==> flow/design.v <==
`timescale 1ns / 1ps
package ascon_pkg;
    typedef logic [0:4][63:0] t_state_array;
    typedef logic [0:11][7:0] t_constant_addition;
    typedef logic [0:31][7:0] t_substitution;
    /*verilator lint_off UNUSEDPARAM*/
    localparam t_constant_addition C_LUT_ADDITION = {
        8'hF0,
        8'hE1,
        8'hD2,
        8'hC3,
        8'hB4,
        8'hA5,
        8'h96,
        8'h87,
        8'h78,
        8'h69,
        8'h5A,
        8'h4B
    };
    localparam t_substitution C_LUT_SBOX = {
        8'h04,
        8'h0B,
        8'h1F,
        8'h14,
        8'h1A,
        8'h15,
        8'h09,
        8'h02,
        8'h1B,
        8'h05,
        8'h08,
        8'h12,
        8'h1D,
        8'h03,
        8'h06,
        8'h1C,
        8'h1E,
        8'h13,
        8'h07,
        8'h0E,
        8'h00,
        8'h0D,
        8'h11,
        8'h18,
        8'h10,
        8'h0C,
        8'h01,
        8'h19,
        8'h16,
        8'h0A,
        8'h0F,
        8'h17
    };
    /*verilator lint_on UNUSEDPARAM*/
endpackage : ascon_pkg
`timescale 1ns / 1ps
module ascon_fsm (
    input  logic                clock,                        
    input  logic                reset_n,                      
    input  logic                i_sys_enable,                 
    input  logic                i_start,                      
    input  logic                i_data_valid,                 
    input  logic unsigned [3:0] i_round_count,                
    input  logic unsigned [1:0] i_block_count,                
    output logic                o_valid_cipher,               
    output logic                o_done,                       
    output logic                o_mux_select,                 
    output logic                o_enable_xor_data_begin,      
    output logic                o_enable_xor_key_begin,       
    output logic                o_enable_xor_key_end,         
    output logic                o_enable_xor_lsb_end,         
    output logic                o_enable_state_reg,           
    output logic                o_enable_cipher_reg,          
    output logic                o_enable_tag_reg,             
    output logic                o_enable_round_counter,       
    output logic                o_reset_round_counter_to_6,   
    output logic                o_reset_round_counter_to_0,   
    output logic                o_enable_block_counter,       
    output logic                o_reset_block_counter,        
    output logic                o_ready                       
);
    typedef enum logic unsigned [4:0] {
        STATE_IDLE,                      
        STATE_CONFIGURATION,             
        STATE_START_INITIALIZATION,      
        STATE_PROCESS_INITIALIZATION,    
        STATE_END_INITIALIZATION,        
        STATE_IDLE_ASSOCIATED_DATA,      
        STATE_START_ASSOCIATED_DATA,     
        STATE_PROCESS_ASSOCIATED_DATA,   
        STATE_END_ASSOCIATED_DATA,       
        STATE_IDLE_PLAIN_TEXT,           
        STATE_START_PLAIN_TEXT,          
        STATE_PROCESS_PLAIN_TEXT,        
        STATE_END_PLAIN_TEXT,            
        STATE_IDLE_FINALIZATION,         
        STATE_START_FINALIZATION,        
        STATE_PROCESS_FINALIZATION,      
        STATE_END_FINALIZATION           
    } type_state_e;
    logic next_o_valid_cipher;               
    logic next_o_done;                       
    logic next_o_mux_select;                 
    logic next_o_enable_xor_data_begin;      
    logic next_o_enable_xor_key_begin;       
    logic next_o_enable_xor_key_end;         
    logic next_o_enable_xor_lsb_end;         
    logic next_o_enable_state_reg;           
    logic next_o_enable_cipher_reg;          
    logic next_o_enable_tag_reg;             
    logic next_o_enable_round_counter;       
    logic next_o_reset_round_counter_to_6;   
    logic next_o_reset_round_counter_to_0;   
    logic next_o_enable_block_counter;       
    logic next_o_reset_block_counter;        
    type_state_e
        current_state,   
        next_state;      
    always_ff @(posedge clock or negedge reset_n) begin
        if (!reset_n) begin
            current_state <= STATE_IDLE;
        end
        else if (i_sys_enable) begin
            current_state <= next_state;
        end
        else begin
            current_state <= STATE_IDLE;
        end
    end
    assign o_ready = (current_state == STATE_IDLE_ASSOCIATED_DATA) || (current_state == STATE_IDLE_PLAIN_TEXT) ||
        (current_state == STATE_IDLE_FINALIZATION);
    always_comb begin
        next_state = STATE_IDLE;
        unique case (current_state)
            STATE_IDLE: begin
                if (i_start) begin
                    next_state = STATE_CONFIGURATION;
                end
            end
            STATE_CONFIGURATION: begin
                next_state = STATE_START_INITIALIZATION;
            end
            STATE_START_INITIALIZATION: begin
                next_state = STATE_PROCESS_INITIALIZATION;
            end
            STATE_PROCESS_INITIALIZATION: begin
                if (i_round_count >= 4'h9) begin
                    next_state = STATE_END_INITIALIZATION;
                end
                else begin
                    next_state = STATE_PROCESS_INITIALIZATION;
                end
            end
            STATE_END_INITIALIZATION: begin
                next_state = STATE_IDLE_ASSOCIATED_DATA;
            end
            STATE_IDLE_ASSOCIATED_DATA: begin
                if (i_data_valid) begin
                    next_state = STATE_START_ASSOCIATED_DATA;
                end
                else begin
                    next_state = STATE_IDLE_ASSOCIATED_DATA;
                end
            end
            STATE_START_ASSOCIATED_DATA: begin
                next_state = STATE_PROCESS_ASSOCIATED_DATA;
            end
            STATE_PROCESS_ASSOCIATED_DATA: begin
                if (i_round_count >= 4'h9) begin
                    next_state = STATE_END_ASSOCIATED_DATA;
                end
                else begin
                    next_state = STATE_PROCESS_ASSOCIATED_DATA;
                end
            end
            STATE_END_ASSOCIATED_DATA: begin
                next_state = STATE_IDLE_PLAIN_TEXT;
            end
            STATE_IDLE_PLAIN_TEXT: begin
                if (i_data_valid) begin
                    next_state = STATE_START_PLAIN_TEXT;
                end
                else begin
                    next_state = STATE_IDLE_PLAIN_TEXT;
                end
            end
            STATE_START_PLAIN_TEXT: begin
                next_state = STATE_PROCESS_PLAIN_TEXT;
            end
            STATE_PROCESS_PLAIN_TEXT: begin
                if (i_round_count >= 4'h9) begin
                    next_state = STATE_END_PLAIN_TEXT;
                end
                else begin
                    next_state = STATE_PROCESS_PLAIN_TEXT;
                end
            end
            STATE_END_PLAIN_TEXT: begin
                if (i_block_count >= 2'b11) begin
                    next_state = STATE_IDLE_FINALIZATION;
                end
                else begin
                    next_state = STATE_IDLE_PLAIN_TEXT;
                end
            end
            STATE_IDLE_FINALIZATION: begin
                if (i_data_valid) begin
                    next_state = STATE_START_FINALIZATION;
                end
                else begin
                    next_state = STATE_IDLE_FINALIZATION;
                end
            end
            STATE_START_FINALIZATION: begin
                next_state = STATE_PROCESS_FINALIZATION;
            end
            STATE_PROCESS_FINALIZATION: begin
                if (i_round_count >= 4'h9) begin
                    next_state = STATE_END_FINALIZATION;
                end
                else begin
                    next_state = STATE_PROCESS_FINALIZATION;
                end
            end
            STATE_END_FINALIZATION: begin
                next_state = STATE_IDLE;
            end
            /*verilator coverage_off*/
            default: begin
                next_state = STATE_IDLE;
            end
            /*verilator coverage_on*/
        endcase
    end
    always_comb begin
        next_o_valid_cipher             = 0;
        next_o_done                     = 0;
        next_o_mux_select               = 1;
        next_o_enable_xor_data_begin    = 0;
        next_o_enable_xor_key_begin     = 0;
        next_o_enable_xor_key_end       = 0;
        next_o_enable_xor_lsb_end       = 0;
        next_o_enable_state_reg         = 1;
        next_o_enable_cipher_reg        = 0;
        next_o_enable_tag_reg           = 0;
        next_o_enable_round_counter     = 0;
        next_o_reset_round_counter_to_6 = 0;
        next_o_reset_round_counter_to_0 = 0;
        next_o_enable_block_counter     = 0;
        next_o_reset_block_counter      = 0;
        unique case (current_state)
            STATE_IDLE: begin
                next_o_enable_state_reg = 0;
            end
            STATE_CONFIGURATION: begin
                next_o_enable_state_reg         = 0;
                next_o_mux_select               = 0;
                next_o_reset_round_counter_to_0 = 1;
            end
            STATE_START_INITIALIZATION: begin
                next_o_mux_select           = 0;
                next_o_enable_round_counter = 1;
            end
            STATE_PROCESS_INITIALIZATION: begin
                next_o_enable_round_counter = 1;
            end
            STATE_END_INITIALIZATION: begin
                next_o_enable_xor_key_end = 1;
            end
            STATE_IDLE_ASSOCIATED_DATA: begin
                next_o_enable_state_reg         = 0;
                next_o_reset_round_counter_to_6 = 1;
            end
            STATE_START_ASSOCIATED_DATA: begin
                next_o_enable_round_counter  = 1;
                next_o_enable_xor_data_begin = 1;
            end
            STATE_PROCESS_ASSOCIATED_DATA: begin
                next_o_enable_round_counter = 1;
            end
            STATE_END_ASSOCIATED_DATA: begin
                next_o_enable_xor_lsb_end  = 1;
                next_o_reset_block_counter = 1;
            end
            STATE_IDLE_PLAIN_TEXT: begin
                next_o_enable_state_reg         = 0;
                next_o_reset_round_counter_to_6 = 1;
            end
            STATE_START_PLAIN_TEXT: begin
                next_o_enable_round_counter  = 1;
                next_o_enable_xor_data_begin = 1;
                next_o_enable_block_counter  = 1;
                next_o_enable_cipher_reg     = 1;
                next_o_valid_cipher          = 1;
            end
            STATE_PROCESS_PLAIN_TEXT: begin
                next_o_enable_round_counter = 1;
            end
            STATE_END_PLAIN_TEXT: begin
                next_o_enable_round_counter = 1;
            end
            STATE_IDLE_FINALIZATION: begin
                next_o_enable_round_counter     = 1;
                next_o_enable_state_reg         = 0;
                next_o_reset_round_counter_to_0 = 1;
            end
            STATE_START_FINALIZATION: begin
                next_o_enable_round_counter  = 1;
                next_o_enable_xor_data_begin = 1;
                next_o_enable_xor_key_begin  = 1;
                next_o_enable_cipher_reg     = 1;
                next_o_valid_cipher          = 1;
            end
            STATE_PROCESS_FINALIZATION: begin
                next_o_enable_round_counter = 1;
            end
            STATE_END_FINALIZATION: begin
                next_o_enable_xor_key_end = 1;
                next_o_enable_tag_reg     = 1;
                next_o_done               = 1;
            end
            /*verilator coverage_off*/
            default: begin
                next_o_valid_cipher             = 0;
                next_o_done                     = 0;
                next_o_mux_select               = 1;
                next_o_enable_xor_data_begin    = 0;
                next_o_enable_xor_key_begin     = 0;
                next_o_enable_xor_key_end       = 0;
                next_o_enable_xor_lsb_end       = 0;
                next_o_enable_state_reg         = 1;
                next_o_enable_cipher_reg        = 0;
                next_o_enable_tag_reg           = 0;
                next_o_enable_round_counter     = 0;
                next_o_reset_round_counter_to_6 = 0;
                next_o_reset_round_counter_to_0 = 0;
                next_o_enable_block_counter     = 0;
                next_o_reset_block_counter      = 0;
            end
            /*verilator coverage_on*/
        endcase
    end
    always_ff @(posedge clock or negedge reset_n) begin
        if (!reset_n) begin
            o_valid_cipher             <= 0;
            o_done                     <= 0;
            o_mux_select               <= 1;
            o_enable_xor_data_begin    <= 0;
            o_enable_xor_key_begin     <= 0;
            o_enable_xor_key_end       <= 0;
            o_enable_xor_lsb_end       <= 0;
            o_enable_state_reg         <= 0;
            o_enable_cipher_reg        <= 0;
            o_enable_tag_reg           <= 0;
            o_enable_round_counter     <= 0;
            o_reset_round_counter_to_6 <= 0;
            o_reset_round_counter_to_0 <= 0;
            o_enable_block_counter     <= 0;
            o_reset_block_counter      <= 0;
        end
        else if (i_sys_enable) begin
            o_valid_cipher             <= next_o_valid_cipher;
            o_done                     <= next_o_done;
            o_mux_select               <= next_o_mux_select;
            o_enable_xor_data_begin    <= next_o_enable_xor_data_begin;
            o_enable_xor_key_begin     <= next_o_enable_xor_key_begin;
            o_enable_xor_key_end       <= next_o_enable_xor_key_end;
            o_enable_xor_lsb_end       <= next_o_enable_xor_lsb_end;
            o_enable_state_reg         <= next_o_enable_state_reg;
            o_enable_cipher_reg        <= next_o_enable_cipher_reg;
            o_enable_tag_reg           <= next_o_enable_tag_reg;
            o_enable_round_counter     <= next_o_enable_round_counter;
            o_reset_round_counter_to_6 <= next_o_reset_round_counter_to_6;
            o_reset_round_counter_to_0 <= next_o_reset_round_counter_to_0;
            o_enable_block_counter     <= next_o_enable_block_counter;
            o_reset_block_counter      <= next_o_reset_block_counter;
        end
        else begin
            o_valid_cipher             <= 0;
            o_done                     <= 0;
            o_mux_select               <= 1;
            o_enable_xor_data_begin    <= 0;
            o_enable_xor_key_begin     <= 0;
            o_enable_xor_key_end       <= 0;
            o_enable_xor_lsb_end       <= 0;
            o_enable_state_reg         <= 0;
            o_enable_cipher_reg        <= 0;
            o_enable_tag_reg           <= 0;
            o_enable_round_counter     <= 0;
            o_reset_round_counter_to_6 <= 0;
            o_reset_round_counter_to_0 <= 0;
            o_enable_block_counter     <= 0;
            o_reset_block_counter      <= 0;
        end
    end
endmodule
`timescale 1ns / 1ps
module xor_begin
(
    input  logic         [319:0]         i_state,             
    input  logic         [ 63:0] i_data,              
    input  logic         [127:0] i_key,               
    input  logic                 i_enable_xor_key,    
    input  logic                 i_enable_xor_data,   
    output logic         [319:0]         o_state              
);
    assign o_state[319:256] = i_enable_xor_data ? (i_state[319:256] ^ i_data) : i_state[319:256];
    assign o_state[255:192] = i_enable_xor_key ? (i_state[255:192] ^ i_key[127:64]) : i_state[255:192];
    assign o_state[191:128] = i_enable_xor_key ? (i_state[191:128] ^ i_key[63:0]) : i_state[191:128];
    assign o_state[127:64] = i_state[127:64];
    assign o_state[63:0] = i_state[63:0];
endmodule
`timescale 1ns / 1ps
module xor_end
(
    input  logic         [319:0]         i_state,            
    input  logic         [127:0] i_key,              
    input  logic                 i_enable_xor_key,   
    input  logic                 i_enable_xor_lsb,   
    output logic         [319:0]         o_state             
);
    logic [63:0] state_part_4_xored_with_lsb;   
    assign state_part_4_xored_with_lsb = {i_state[63:1], i_state[0] ^ i_enable_xor_lsb};
    assign o_state[319:256] = i_state[319:256];
    assign o_state[255:192] = i_state[255:192];
    assign o_state[191:128] = i_state[191:128];
    assign o_state[127:64] = i_enable_xor_key ? (i_state[127:64] ^ i_key[127:64]) : i_state[127:64];
    assign
        o_state[63:0] = i_enable_xor_key ? (state_part_4_xored_with_lsb ^ i_key[63:0]) : state_part_4_xored_with_lsb;
endmodule
`timescale 1ns / 1ps
module addition_layer
(
    input  logic         [3:0] i_round,   
    input  logic         [319:0]       i_state,   
    output logic         [319:0]       o_state    
);
    assign o_state[319:256] = i_state[319:256];
    assign o_state[255:192] = i_state[255:192];
    logic [7:0] s_round_constant;   
    always_comb begin
        case (i_round)
            4'd0 : s_round_constant = 8'hF0;
            4'd1 : s_round_constant = 8'hE1;
            4'd2 : s_round_constant = 8'hD2;
            4'd3 : s_round_constant = 8'hC3;
            4'd4 : s_round_constant = 8'hB4;
            4'd5 : s_round_constant = 8'hA5;
            4'd6 : s_round_constant = 8'h96;
            4'd7 : s_round_constant = 8'h87;
            4'd8 : s_round_constant = 8'h78;
            4'd9 : s_round_constant = 8'h69;
            4'd10: s_round_constant = 8'h5A;
            4'd11: s_round_constant = 8'h4B;
            default: s_round_constant = 8'h00;
        endcase
    end
    assign o_state[191:128] = i_state[191:128] ^ {56'h00000000000000, s_round_constant};
    assign o_state[127:64] = i_state[127:64];
    assign o_state[63:0] = i_state[63:0];
endmodule
`timescale 1ns / 1ps
module sbox
(
    input  logic unsigned [4:0] i_data,   
    output logic          [4:0] o_data    
);
    always_comb begin
        case (i_data)
            5'd0 : o_data = 5'h04;
            5'd1 : o_data = 5'h0B;
            5'd2 : o_data = 5'h1F;
            5'd3 : o_data = 5'h14;
            5'd4 : o_data = 5'h1A;
            5'd5 : o_data = 5'h15;
            5'd6 : o_data = 5'h09;
            5'd7 : o_data = 5'h02;
            5'd8 : o_data = 5'h1B;
            5'd9 : o_data = 5'h05;
            5'd10: o_data = 5'h08;
            5'd11: o_data = 5'h12;
            5'd12: o_data = 5'h1D;
            5'd13: o_data = 5'h03;
            5'd14: o_data = 5'h06;
            5'd15: o_data = 5'h1C;
            5'd16: o_data = 5'h1E;
            5'd17: o_data = 5'h13;
            5'd18: o_data = 5'h07;
            5'd19: o_data = 5'h0E;
            5'd20: o_data = 5'h00;
            5'd21: o_data = 5'h0D;
            5'd22: o_data = 5'h11;
            5'd23: o_data = 5'h18;
            5'd24: o_data = 5'h10;
            5'd25: o_data = 5'h0C;
            5'd26: o_data = 5'h01;
            5'd27: o_data = 5'h19;
            5'd28: o_data = 5'h16;
            5'd29: o_data = 5'h0A;
            5'd30: o_data = 5'h0F;
            5'd31: o_data = 5'h17;
            default: o_data = 5'h00;
        endcase
    end
endmodule
`timescale 1ns / 1ps
module substitution_layer
#(
    parameter int G_NUM_SBOXES = 64   
) (
    input  logic         [319:0] i_state,   
    output logic         [319:0] o_state    
);
    for (genvar i = 0; i < G_NUM_SBOXES; i = i + 1) begin : g_sbox
        sbox sbox_i (
            .i_data({i_state[256+i], i_state[192+i], i_state[128+i], i_state[64+i], i_state[0+i]}),
            .o_data({o_state[256+i], o_state[192+i], o_state[128+i], o_state[64+i], o_state[0+i]})
        );
    end
endmodule
`timescale 1ns / 1ps
module diffusion_layer
(
    input  logic         [319:0] i_state,   
    output logic         [319:0] o_state    
);
    assign o_state[319:256] = i_state[319:256] ^ {i_state[274:256], i_state[319:275]} ^ {i_state[283:256], i_state[319:284]};
    assign o_state[255:192] = i_state[255:192] ^ {i_state[252:192], i_state[255:253]} ^ {i_state[230:192], i_state[255:231]};
    assign o_state[191:128] = i_state[191:128] ^ {i_state[128], i_state[191:129]} ^ {i_state[133:128], i_state[191:134]};
    assign o_state[127:64] = i_state[127:64] ^ {i_state[73:64], i_state[127:74]} ^ {i_state[80:64], i_state[127:81]};
    assign o_state[63:0] = i_state[63:0] ^ {i_state[6:0], i_state[63:7]} ^ {i_state[40:0], i_state[63:41]};
endmodule
 `timescale 1ns / 1ps
module permutation
(
    input  logic                 clock,                     
    input  logic                 reset_n,                   
    input  logic                 i_sys_enable,              
    input  logic                 i_mux_select,              
    input  logic                 i_enable_xor_key_begin,    
    input  logic                 i_enable_xor_data_begin,   
    input  logic                 i_enable_xor_key_end,      
    input  logic                 i_enable_xor_lsb_end,      
    input  logic                 i_enable_cipher_reg,       
    input  logic                 i_enable_tag_reg,          
    input  logic                 i_enable_state_reg,        
    input  logic         [319:0]         i_state,                   
    input  logic         [  3:0] i_round,                   
    input  logic         [ 63:0] i_data,                    
    input  logic         [127:0] i_key,                     
    output logic         [319:0]         o_state,                   
    output logic         [ 63:0] o_cipher,                  
    output logic         [127:0] o_tag                      
);
    logic         [319:0]
        state_mux_output,                    
        state_xor_begin_output,              
        state_adder_output,                  
        state_substitution_layer_output,     
        state_diffusion_output,              
        state_xor_end_output,                
        state_output_reg;                    
    logic [ 63:0] o_cipher_reg;              
    logic [127:0] o_tag_reg;                 
    assign state_mux_output = (i_mux_select == 1'b0) ? i_state : state_output_reg;
    xor_begin xor_begin_1 (
        .i_state          (state_mux_output),
        .i_data           (i_data),
        .i_key            (i_key),
        .i_enable_xor_key (i_enable_xor_key_begin),
        .i_enable_xor_data(i_enable_xor_data_begin),
        .o_state          (state_xor_begin_output)
    );
    addition_layer addition_layer_1 (
        .i_round(i_round),
        .i_state(state_xor_begin_output),
        .o_state(state_adder_output)
    );
    substitution_layer #(
        .G_NUM_SBOXES(64)
    ) substitution_layer_1 (
        .i_state(state_adder_output),
        .o_state(state_substitution_layer_output)
    );
    diffusion_layer diffusion_layer_1 (
        .i_state(state_substitution_layer_output),
        .o_state(state_diffusion_output)
    );
    xor_end xor_end_1 (
        .i_state         (state_diffusion_output),
        .i_key           (i_key),
        .i_enable_xor_key(i_enable_xor_key_end),
        .i_enable_xor_lsb(i_enable_xor_lsb_end),
        .o_state         (state_xor_end_output)
    );
    always_ff @(posedge clock or negedge reset_n) begin
        if (!reset_n) begin
            state_output_reg <= '0;
            o_cipher_reg     <= 0;
            o_tag_reg        <= 0;
        end
        else if (i_sys_enable) begin
            if (i_enable_state_reg) begin
                state_output_reg <= state_xor_end_output;
            end
            if (i_enable_cipher_reg) begin
                o_cipher_reg <= state_xor_begin_output[319:256];
            end
            if (i_enable_tag_reg) begin
                o_tag_reg <= {state_xor_end_output[127:64], state_xor_end_output[63:0]};
            end
        end
        else begin
            state_output_reg <= '0;
            o_cipher_reg     <= 0;
            o_tag_reg        <= 0;
        end
    end
    assign o_state  = state_output_reg;
    assign o_cipher = o_cipher_reg;
    assign o_tag    = o_tag_reg;
endmodule
`timescale 1ns / 1ps
module ascon
(
    input  logic         clock,            
    input  logic         reset_n,          
    input  logic         i_sys_enable,     
    input  logic         i_start,          
    input  logic         i_data_valid,     
    input  logic [ 63:0] i_data,           
    input  logic [127:0] i_key,            
    input  logic [127:0] i_nonce,          
    output logic [ 63:0] o_cipher,         
    output logic [127:0] o_tag,            
    output logic         o_valid_cipher,   
    output logic         o_done,           
    output logic         o_ready           
);
    logic
        s_mux_select,                       
        s_enable_xor_data_begin,            
        s_enable_xor_key_begin,             
        s_enable_xor_key_end,               
        s_enable_xor_lsb_end,               
        s_enable_state_reg,                 
        s_enable_cipher_reg,                
        s_enable_tag_reg,                   
        s_enable_round_counter,             
        s_reset_round_counter_to_6,         
        s_reset_round_counter_to_0,         
        s_enable_block_counter,             
        s_reset_block_counter,              
        s_valid_cipher,                     
        reg_valid_cipher,                   
        s_done,                             
        reg_done;                           
    logic         [319:0]       o_state;            
    logic         [3:0] reg_round_counter;  
    logic         [1:0] reg_block_counter;  
    ascon_fsm ascon_fsm_inst (
        .clock                     (clock),
        .reset_n                   (reset_n),
        .i_sys_enable              (i_sys_enable),
        .i_start                   (i_start),
        .i_data_valid              (i_data_valid),
        .i_round_count             (reg_round_counter),
        .i_block_count             (reg_block_counter),
        .o_valid_cipher            (s_valid_cipher),
        .o_done                    (s_done),
        .o_mux_select              (s_mux_select),
        .o_enable_xor_data_begin   (s_enable_xor_data_begin),
        .o_enable_xor_key_begin    (s_enable_xor_key_begin),
        .o_enable_xor_key_end      (s_enable_xor_key_end),
        .o_enable_xor_lsb_end      (s_enable_xor_lsb_end),
        .o_enable_state_reg        (s_enable_state_reg),
        .o_enable_cipher_reg       (s_enable_cipher_reg),
        .o_enable_tag_reg          (s_enable_tag_reg),
        .o_enable_round_counter    (s_enable_round_counter),
        .o_reset_round_counter_to_6(s_reset_round_counter_to_6),
        .o_reset_round_counter_to_0(s_reset_round_counter_to_0),
        .o_enable_block_counter    (s_enable_block_counter),
        .o_reset_block_counter     (s_reset_block_counter),
        .o_ready                   (o_ready)
    );
    permutation permutation_inst (
        .clock                  (clock),
        .reset_n                (reset_n),
        .i_sys_enable           (i_sys_enable),
        .i_mux_select           (s_mux_select),
        .i_enable_xor_key_begin (s_enable_xor_key_begin),
        .i_enable_xor_data_begin(s_enable_xor_data_begin),
        .i_enable_xor_key_end   (s_enable_xor_key_end),
        .i_enable_xor_lsb_end   (s_enable_xor_lsb_end),
        .i_enable_cipher_reg    (s_enable_cipher_reg),
        .i_enable_tag_reg       (s_enable_tag_reg),
        .i_enable_state_reg     (s_enable_state_reg),
        .i_state                ({i_data, i_key[127:64], i_key[63:0], i_nonce[127:64], i_nonce[63:0]}),
        .i_round                (reg_round_counter),
        .i_data                 (i_data),
        .i_key                  (i_key),
        .o_state                (o_state),
        .o_cipher               (o_cipher),
        .o_tag                  (o_tag)
    );
    always_ff @(posedge clock or negedge reset_n) begin
        if (!reset_n) begin
            reg_round_counter <= 4'b0;
            reg_block_counter <= 2'b0;
            reg_valid_cipher  <= 1'b0;
            reg_done          <= 1'b0;
        end
        else if (i_sys_enable) begin
            reg_valid_cipher <= s_valid_cipher;
            reg_done         <= s_done;
            if (s_reset_round_counter_to_6) begin
                reg_round_counter <= 4'd6;
            end
            else if (s_reset_round_counter_to_0) begin
                reg_round_counter <= 4'b0;
            end
            else if (s_enable_round_counter) begin
                reg_round_counter <= reg_round_counter + 4'b0001;
            end
            if (s_reset_block_counter) begin
                reg_block_counter <= 2'b00;
            end
            else if (s_enable_block_counter) begin
                reg_block_counter <= reg_block_counter + 2'b01;
            end
        end
        else begin
            reg_round_counter <= 4'b0;
            reg_block_counter <= 2'b0;
            reg_valid_cipher  <= 1'b0;
            reg_done          <= 1'b0;
        end
    end
    assign o_valid_cipher = reg_valid_cipher;
    assign o_done         = reg_done;
endmodule
From RTL to reports: ascon
The steps from the RTL of ascon to its reports follow in flow order.
Line numbers count from 1 in the design file above.
The mark -- stands for no value.
- top: ascon
- clock: clock
- cell library: sky130hd
- library corner: tt_025C_1v80

Elaborated design
Yosys after proc, flatten, opt, wreduce and memory -nomap, before mapping. Memory bits, and registers merged into a memory's read port (data or address), are not among the register bits. Print and check cells are not counted.
Memory sizes are those after Yosys's memory passes, which may raise the word count (mostly to a power of two), join words into wider ones and drop unused or constant bits.
- input port bits: 325
- noted memories: 66
- output and inout bits at 195
- ROM bits: 10848
- register bits at 540
- word-level cells: 180
- memories (memory ; words ; bits a word ; rd ports ; wr ports ; RTL line ; text):
    (name not given) ; 32 ; 15 ; 1 ; 0 ; 252 ; unique case (current_state)
    (name not given) ; 32 ; 5 ; 1 ; 0 ; 470 ; case (i_data)
    (name not given) ; 32 ; 5 ; 1 ; 0 ; 470 ;
    (name not given) ; 32 ; 5 ; 1 ; 0 ; 470 ;
    (name not given) ; 32 ; 5 ; 1 ; 0 ; 470 ;
    (name not given) ; 32 ; 5 ; 1 ; 0 ; 470 ;
Memories not listed: 60.
- equal/unequal tests: 20
- noted reduce/logical cells: 3
- noted bitwise logic cells: 17
- $add $sub $neg: 2
- muxes and demuxes: 47
- $lt $le $gt $ge: 2
- operator list (operator ; count):
    XOR 64 bit ; 15
    two-way mux 320 bit ; 3
    two-way mux 64 bit ; 7
    two-way mux 128 bit ; 2
    case mux 5 bit (select 16 bit) ; 1
    XOR 64 x 8 -> 64 bit ; 1
    == test 5 x 4 -> 1 bit (second input constant) ; 8
    == test 5 x 3 -> 1 bit (second input constant) ; 4
    two-way mux 4 bit ; 5
    two-way mux 1 bit ; 18
    two-way mux 2 bit ; 6
    == test 5 x 2 -> 1 bit (second input constant) ; 2
    two-way mux 5 bit ; 2
    two-way mux 3 bit ; 3
    != test 2 x 1 -> 1 bit (second input constant) ; 3
    == test 5 x 1 -> 1 bit (second input constant) ; 1
    logical NOT 5 bit ; 1
    adder 4 x 1 -> 4 bit (second input constant) ; 1
    != test 4 x 1 -> 1 bit (second input constant) ; 1
    >= comparator 4 bit (second input constant) ; 1
    != test 3 x 1 -> 1 bit (second input constant) ; 1
    logical OR 1 bit ; 2
    adder 2 x 1 -> 2 bit (second input constant) ; 1
    >= comparator 2 bit (second input constant) ; 1
    XOR 1 bit ; 1

Depth
Longest topological path by Yosys (ltp), each cell counted once; first at word level (registers and memories cut), then after technology mapping (sequential cells cut; the memories' decode and read muxes count).
- word-level depth: 7
- ABC_AREA at 1
- depth in mapped cells at 20
- depth with buffers taken out at 18

After synthesis
Source: synth_stat.txt of the flow (Yosys; design flattened, memories mapped). It holds for the ABC_AREA given above (unset counts as 0); a run with the other value may have another netlist.
The area totals of this step are shown rounded.
- cells by type (type ; count ; total area (um2)):
    sky130_fd_sc_hd__nand2_1 ; 4466 ; 1.68E+04
    sky130_fd_sc_hd__dfrtp_1 ; 536 ; 1.34E+04
    sky130_fd_sc_hd__nand3_1 ; 997 ; 4.99E+03
    sky130_fd_sc_hd__inv_1 ; 982 ; 3.69E+03
    sky130_fd_sc_hd__nand4_1 ; 312 ; 1.95E+03
    sky130_fd_sc_hd__ha_1 ; 137 ; 1.71E+03
    sky130_fd_sc_hd__o21ai_0 ; 195 ; 975.936
    sky130_fd_sc_hd__xor2_1 ; 111 ; 972.182
    sky130_fd_sc_hd__o21ai_1 ; 192 ; 960.922
    sky130_fd_sc_hd__nor2_1 ; 197 ; 739.459
    sky130_fd_sc_hd__o22ai_1 ; 87 ; 544.272
    sky130_fd_sc_hd__xnor2_1 ; 52 ; 455.437
    sky130_fd_sc_hd__clkbuf_1 ; 115 ; 431.664
    sky130_fd_sc_hd__buf_6 ; 32 ; 360.346
    sky130_fd_sc_hd__nand3b_1 ; 46 ; 345.331
    sky130_fd_sc_hd__nand2_2 ; 50 ; 312.8
    sky130_fd_sc_hd__or2_2 ; 47 ; 294.032
    sky130_fd_sc_hd__inv_2 ; 71 ; 266.506
Other cell types: 32; their cells: 341.
- sequential area at 13440 um2
- chip area (Yosys) at 51480 um2
- noted mapped flip-flops: 537
- cells in the netlist at 8966
- buffer cells at 270

Timing after synthesis
OpenSTA on the mapped netlist: ideal clock, no wires. The path of least setup slack (recovery checks aside). Input and output delay are each 20% of the period. Register names are those of the netlist, which keeps one name where synthesis merged equal registers.
- kind: input to register
- from: input port i_nonce[83]
- to: register permutation_inst.state_output_reg[211]
- noted launch time at the first pin: 2.000 ns
- noted period: 10.0 ns
- noted external input delay: 2.000 ns
- driving pins on the path: 13
- data required time: 9.882 ns
- noted data arrival time: 3.521 ns
- path delay: 1.639 ns
- path buffers at 0
- path slack: 6.361 ns
- setup time: 0.118 ns
- synthesis period reached: 3.639 ns
"path delay" = arrival - input delay + setup time.
"driving pins on the path" counts driving pins, that of a launching flip-flop among them; a cell with two outputs on the path counts twice.
"synthesis period reached" is the clock period less the worst setup slack; recovery checks do not enter. This is arithmetic on one report: input and output delays are still those of the set period (20% each).
The rows between start and end are the longest chain of elaborated cells between them; the timing report does not say that the signal goes this way. Where chains are equally long, one stands for them.
A line is the first line of the expression or statement that the cell stems from. Yosys adds cells for indexed reads and writes and turns some case tables into memories.
The chain passes a memory read, where the word-level depth is cut; so it can be longer than that depth.
A register here has more assigning lines than the two given.
- path through: sky130_fd_sc_hd__or2_2 > sky130_fd_sc_hd__o21ai_1 > sky130_fd_sc_hd__ha_1 > sky130_fd_sc_hd__inv_1 > sky130_fd_sc_hd__o21ai_0 > sky130_fd_sc_hd__nand2_1 > sky130_fd_sc_hd__nand2_1 > sky130_fd_sc_hd__xnor2_1 > sky130_fd_sc_hd__nand2_1 > sky130_fd_sc_hd__nand2_1 > sky130_fd_sc_hd__nand2_1 > sky130_fd_sc_hd__nand3_1 > sky130_fd_sc_hd__nand2_1
- noted length of the longest elaborated chain: 6
- elaborated cells between the ends (all ways): 6
- RTL lines with such cells: 5
- classes of those cells: 3 x mux; 2 x logic; 1 x memory
- RTL lines, path after synthesis (item ; RTL line ; text):
    start, declared ; 634 ; input  logic [127:0] i_nonce,
    two-way mux 320 bit ; 566 ; assign state_mux_output = (i_mux_select == 1'b0) ? i_state : state_output_reg;
    memory read (32 x 5 bit) ; 470 ; case (i_data)
    XOR 64 bit x2 ; 529 ; assign o_state[255:192] = i_state[255:192] ^ {i_state[252:192], i_state[255:253]} ^ {i_state[230:192], i_state ...
    two-way mux 320 bit ; 604 ; if (i_enable_state_reg) begin
    two-way mux 320 bit ; 603 ; else if (i_sys_enable) begin
    end, assigned ; 599 ; state_output_reg <= '0;
    end, assigned ; 605 ; state_output_reg <= state_xor_end_output;
    end, declared ; 563 ; state_output_reg;

Timing after layout
Path of least setup slack in the final report of flow run 1 (OpenROAD, finished layout, wires in). Where an end is a register, its clock arrival counts in the times.
- kind: register to register
- from: register ascon_fsm_inst.o_mux_select
- to: register permutation_inst.o_tag_reg[123]
- data required time: 10.58 ns
- noted data arrival time: 5.92 ns
- setup time: 0.07 ns
- path buffers at 2
- path slack: 4.66 ns
- noted launch time at the first pin: 0.65 ns
- driving pins on the path: 15
- noted period: 10.0 ns
The rows between start and end are the longest chain of elaborated cells between them; the timing report does not say that the signal goes this way. Where chains are equally long, one stands for them.
The chain passes a memory read, where the word-level depth is cut; so it can be longer than that depth.
A register here has more assigning lines than the two given.
- path through: sky130_fd_sc_hd__dfstp_4 > sky130_fd_sc_hd__buf_4 > sky130_fd_sc_hd__buf_4 > sky130_fd_sc_hd__mux2i_1 > sky130_fd_sc_hd__inv_1 > sky130_fd_sc_hd__ha_1 > sky130_fd_sc_hd__nand2_1 > sky130_fd_sc_hd__inv_1 > sky130_fd_sc_hd__nand2_1 > sky130_fd_sc_hd__nand2_1 > sky130_fd_sc_hd__inv_1 > sky130_fd_sc_hd__nand2_1 > sky130_fd_sc_hd__a21o_1 > sky130_fd_sc_hd__nand4_1 > sky130_fd_sc_hd__nand2_1
- noted length of the longest elaborated chain: 11
- elaborated cells between the ends (all ways): 17
- RTL lines with such cells: 10
- classes of those cells: 7 x mux; 7 x logic; 3 x memory
- RTL lines, path post-layout (item ; RTL line ; text):
    start, declared ; 68 ; output logic                o_mux_select,
    start, assigned ; 348 ; o_mux_select               <= 1;
    start, assigned ; 365 ; o_mux_select               <= next_o_mux_select;
    two-way mux 320 bit ; 566 ; assign state_mux_output = (i_mux_select == 1'b0) ? i_state : state_output_reg;
    XOR 64 bit ; 410 ; assign o_state[191:128] = i_enable_xor_key ? (i_state[191:128] ^ i_key[63:0]) : i_state[191:128];
    two-way mux 64 bit ; 410 ;
    XOR 64 x 8 -> 64 bit ; 459 ; assign o_state[191:128] = i_state[191:128] ^ {56'h00000000000000, s_round_constant};
    memory read (32 x 5 bit) ; 470 ; case (i_data)
    XOR 64 bit x2 ; 531 ; assign o_state[127:64] = i_state[127:64] ^ {i_state[73:64], i_state[127:74]} ^ {i_state[80:64], i_state[127:81 ...
    XOR 64 bit ; 428 ; assign o_state[127:64] = i_enable_xor_key ? (i_state[127:64] ^ i_key[127:64]) : i_state[127:64];
    two-way mux 64 bit ; 428 ;
    two-way mux 128 bit ; 610 ; if (i_enable_tag_reg) begin
    two-way mux 128 bit ; 603 ; else if (i_sys_enable) begin
    end, assigned ; 601 ; o_tag_reg        <= 0;
    end, assigned ; 611 ; o_tag_reg <= {state_xor_end_output[127:64], state_xor_end_output[63:0]};
    end, declared ; 565 ; logic [127:0] o_tag_reg;

Wiki page: ascon / flow data

Module ascon, platform sky130hd: 4 stored runs of the flow (Yosys, OpenROAD) with differing settings, in no particular order. Input and output delays are each 20% of the period that was set; the output load is 0.01 pF.
"achieved clock period" is the run's clock period less its worst setup slack. It is reckoned from that one timing run; input and output delays stay at 20% of the period that was set.
Values from the reports are rounded here.

Flow run 1
Settings were ABC_AREA = 1; CORE_MARGIN = 7; CORE_UTILIZATION = 58; SETUP_SLACK_MARGIN = 0.81; period_ns = 10.0; CAP_MARGIN = 20; SLEW_MARGIN = 20
- noted the die footprint: 97290 um2
- std-cell area (final layout) at 59720 um2
- setup slack of the worst path at 4.659 ns
- noted the sum of negative setup slack: 0.000 ns
- noted the achieved clock period: 5.341 ns
- synthesized cell area: 51480 um2

Flow run 2
Settings were period_ns = 5.45; CAP_MARGIN = 20; CORE_MARGIN = 2; CORE_UTILIZATION = 40; SLEW_MARGIN = 20
- noted the die footprint: 134800 um2
- std-cell area (final layout) at 63920 um2
- setup slack of the worst path at 0.933 ns
- noted the sum of negative setup slack: 0.000 ns
- noted the achieved clock period: 4.517 ns
- synthesized cell area: 52770 um2

Flow run 3
Settings were CAP_MARGIN = 15; CELL_PAD_IN_SITES_DETAIL_PLACEMENT = 2; CELL_PAD_IN_SITES_GLOBAL_PLACEMENT = 0; CORE_ASPECT_RATIO = 1.15; CORE_MARGIN = 5; CORE_UTILIZATION = 57; CTS_CLUSTER_DIAMETER = 42; CTS_CLUSTER_SIZE = 75; GPL_ROUTABILITY_DRIVEN = 0; GPL_TIMING_DRIVEN = 1; MAX_ROUTING_LAYER = met5; PLACE_DENSITY_LB_ADDON = 0.14; SETUP_SLACK_MARGIN = 0.15; SLEW_MARGIN = 40; TNS_END_PERCENT = 5; period_ns = 10.4
- no final report: placement broke off with DPL-0033

Flow run 4
Settings were ABC_AREA = 0; CELL_PAD_IN_SITES_GLOBAL_PLACEMENT = 0; CORE_MARGIN = 7; CORE_UTILIZATION = 27; HOLD_SLACK_MARGIN = 0.18; MAX_ROUTING_LAYER = met4; MIN_ROUTING_LAYER = met2; PLACE_DENSITY_LB_ADDON = 0.1; period_ns = 10.0; CAP_MARGIN = 20; SLEW_MARGIN = 20
- noted the die footprint: 208000 um2
- std-cell area (final layout) at 64630 um2
- setup slack of the worst path at 3.992 ns
- noted the sum of negative setup slack: 0.000 ns
- noted the achieved clock period: 6.008 ns
- synthesized cell area: 52770 um2
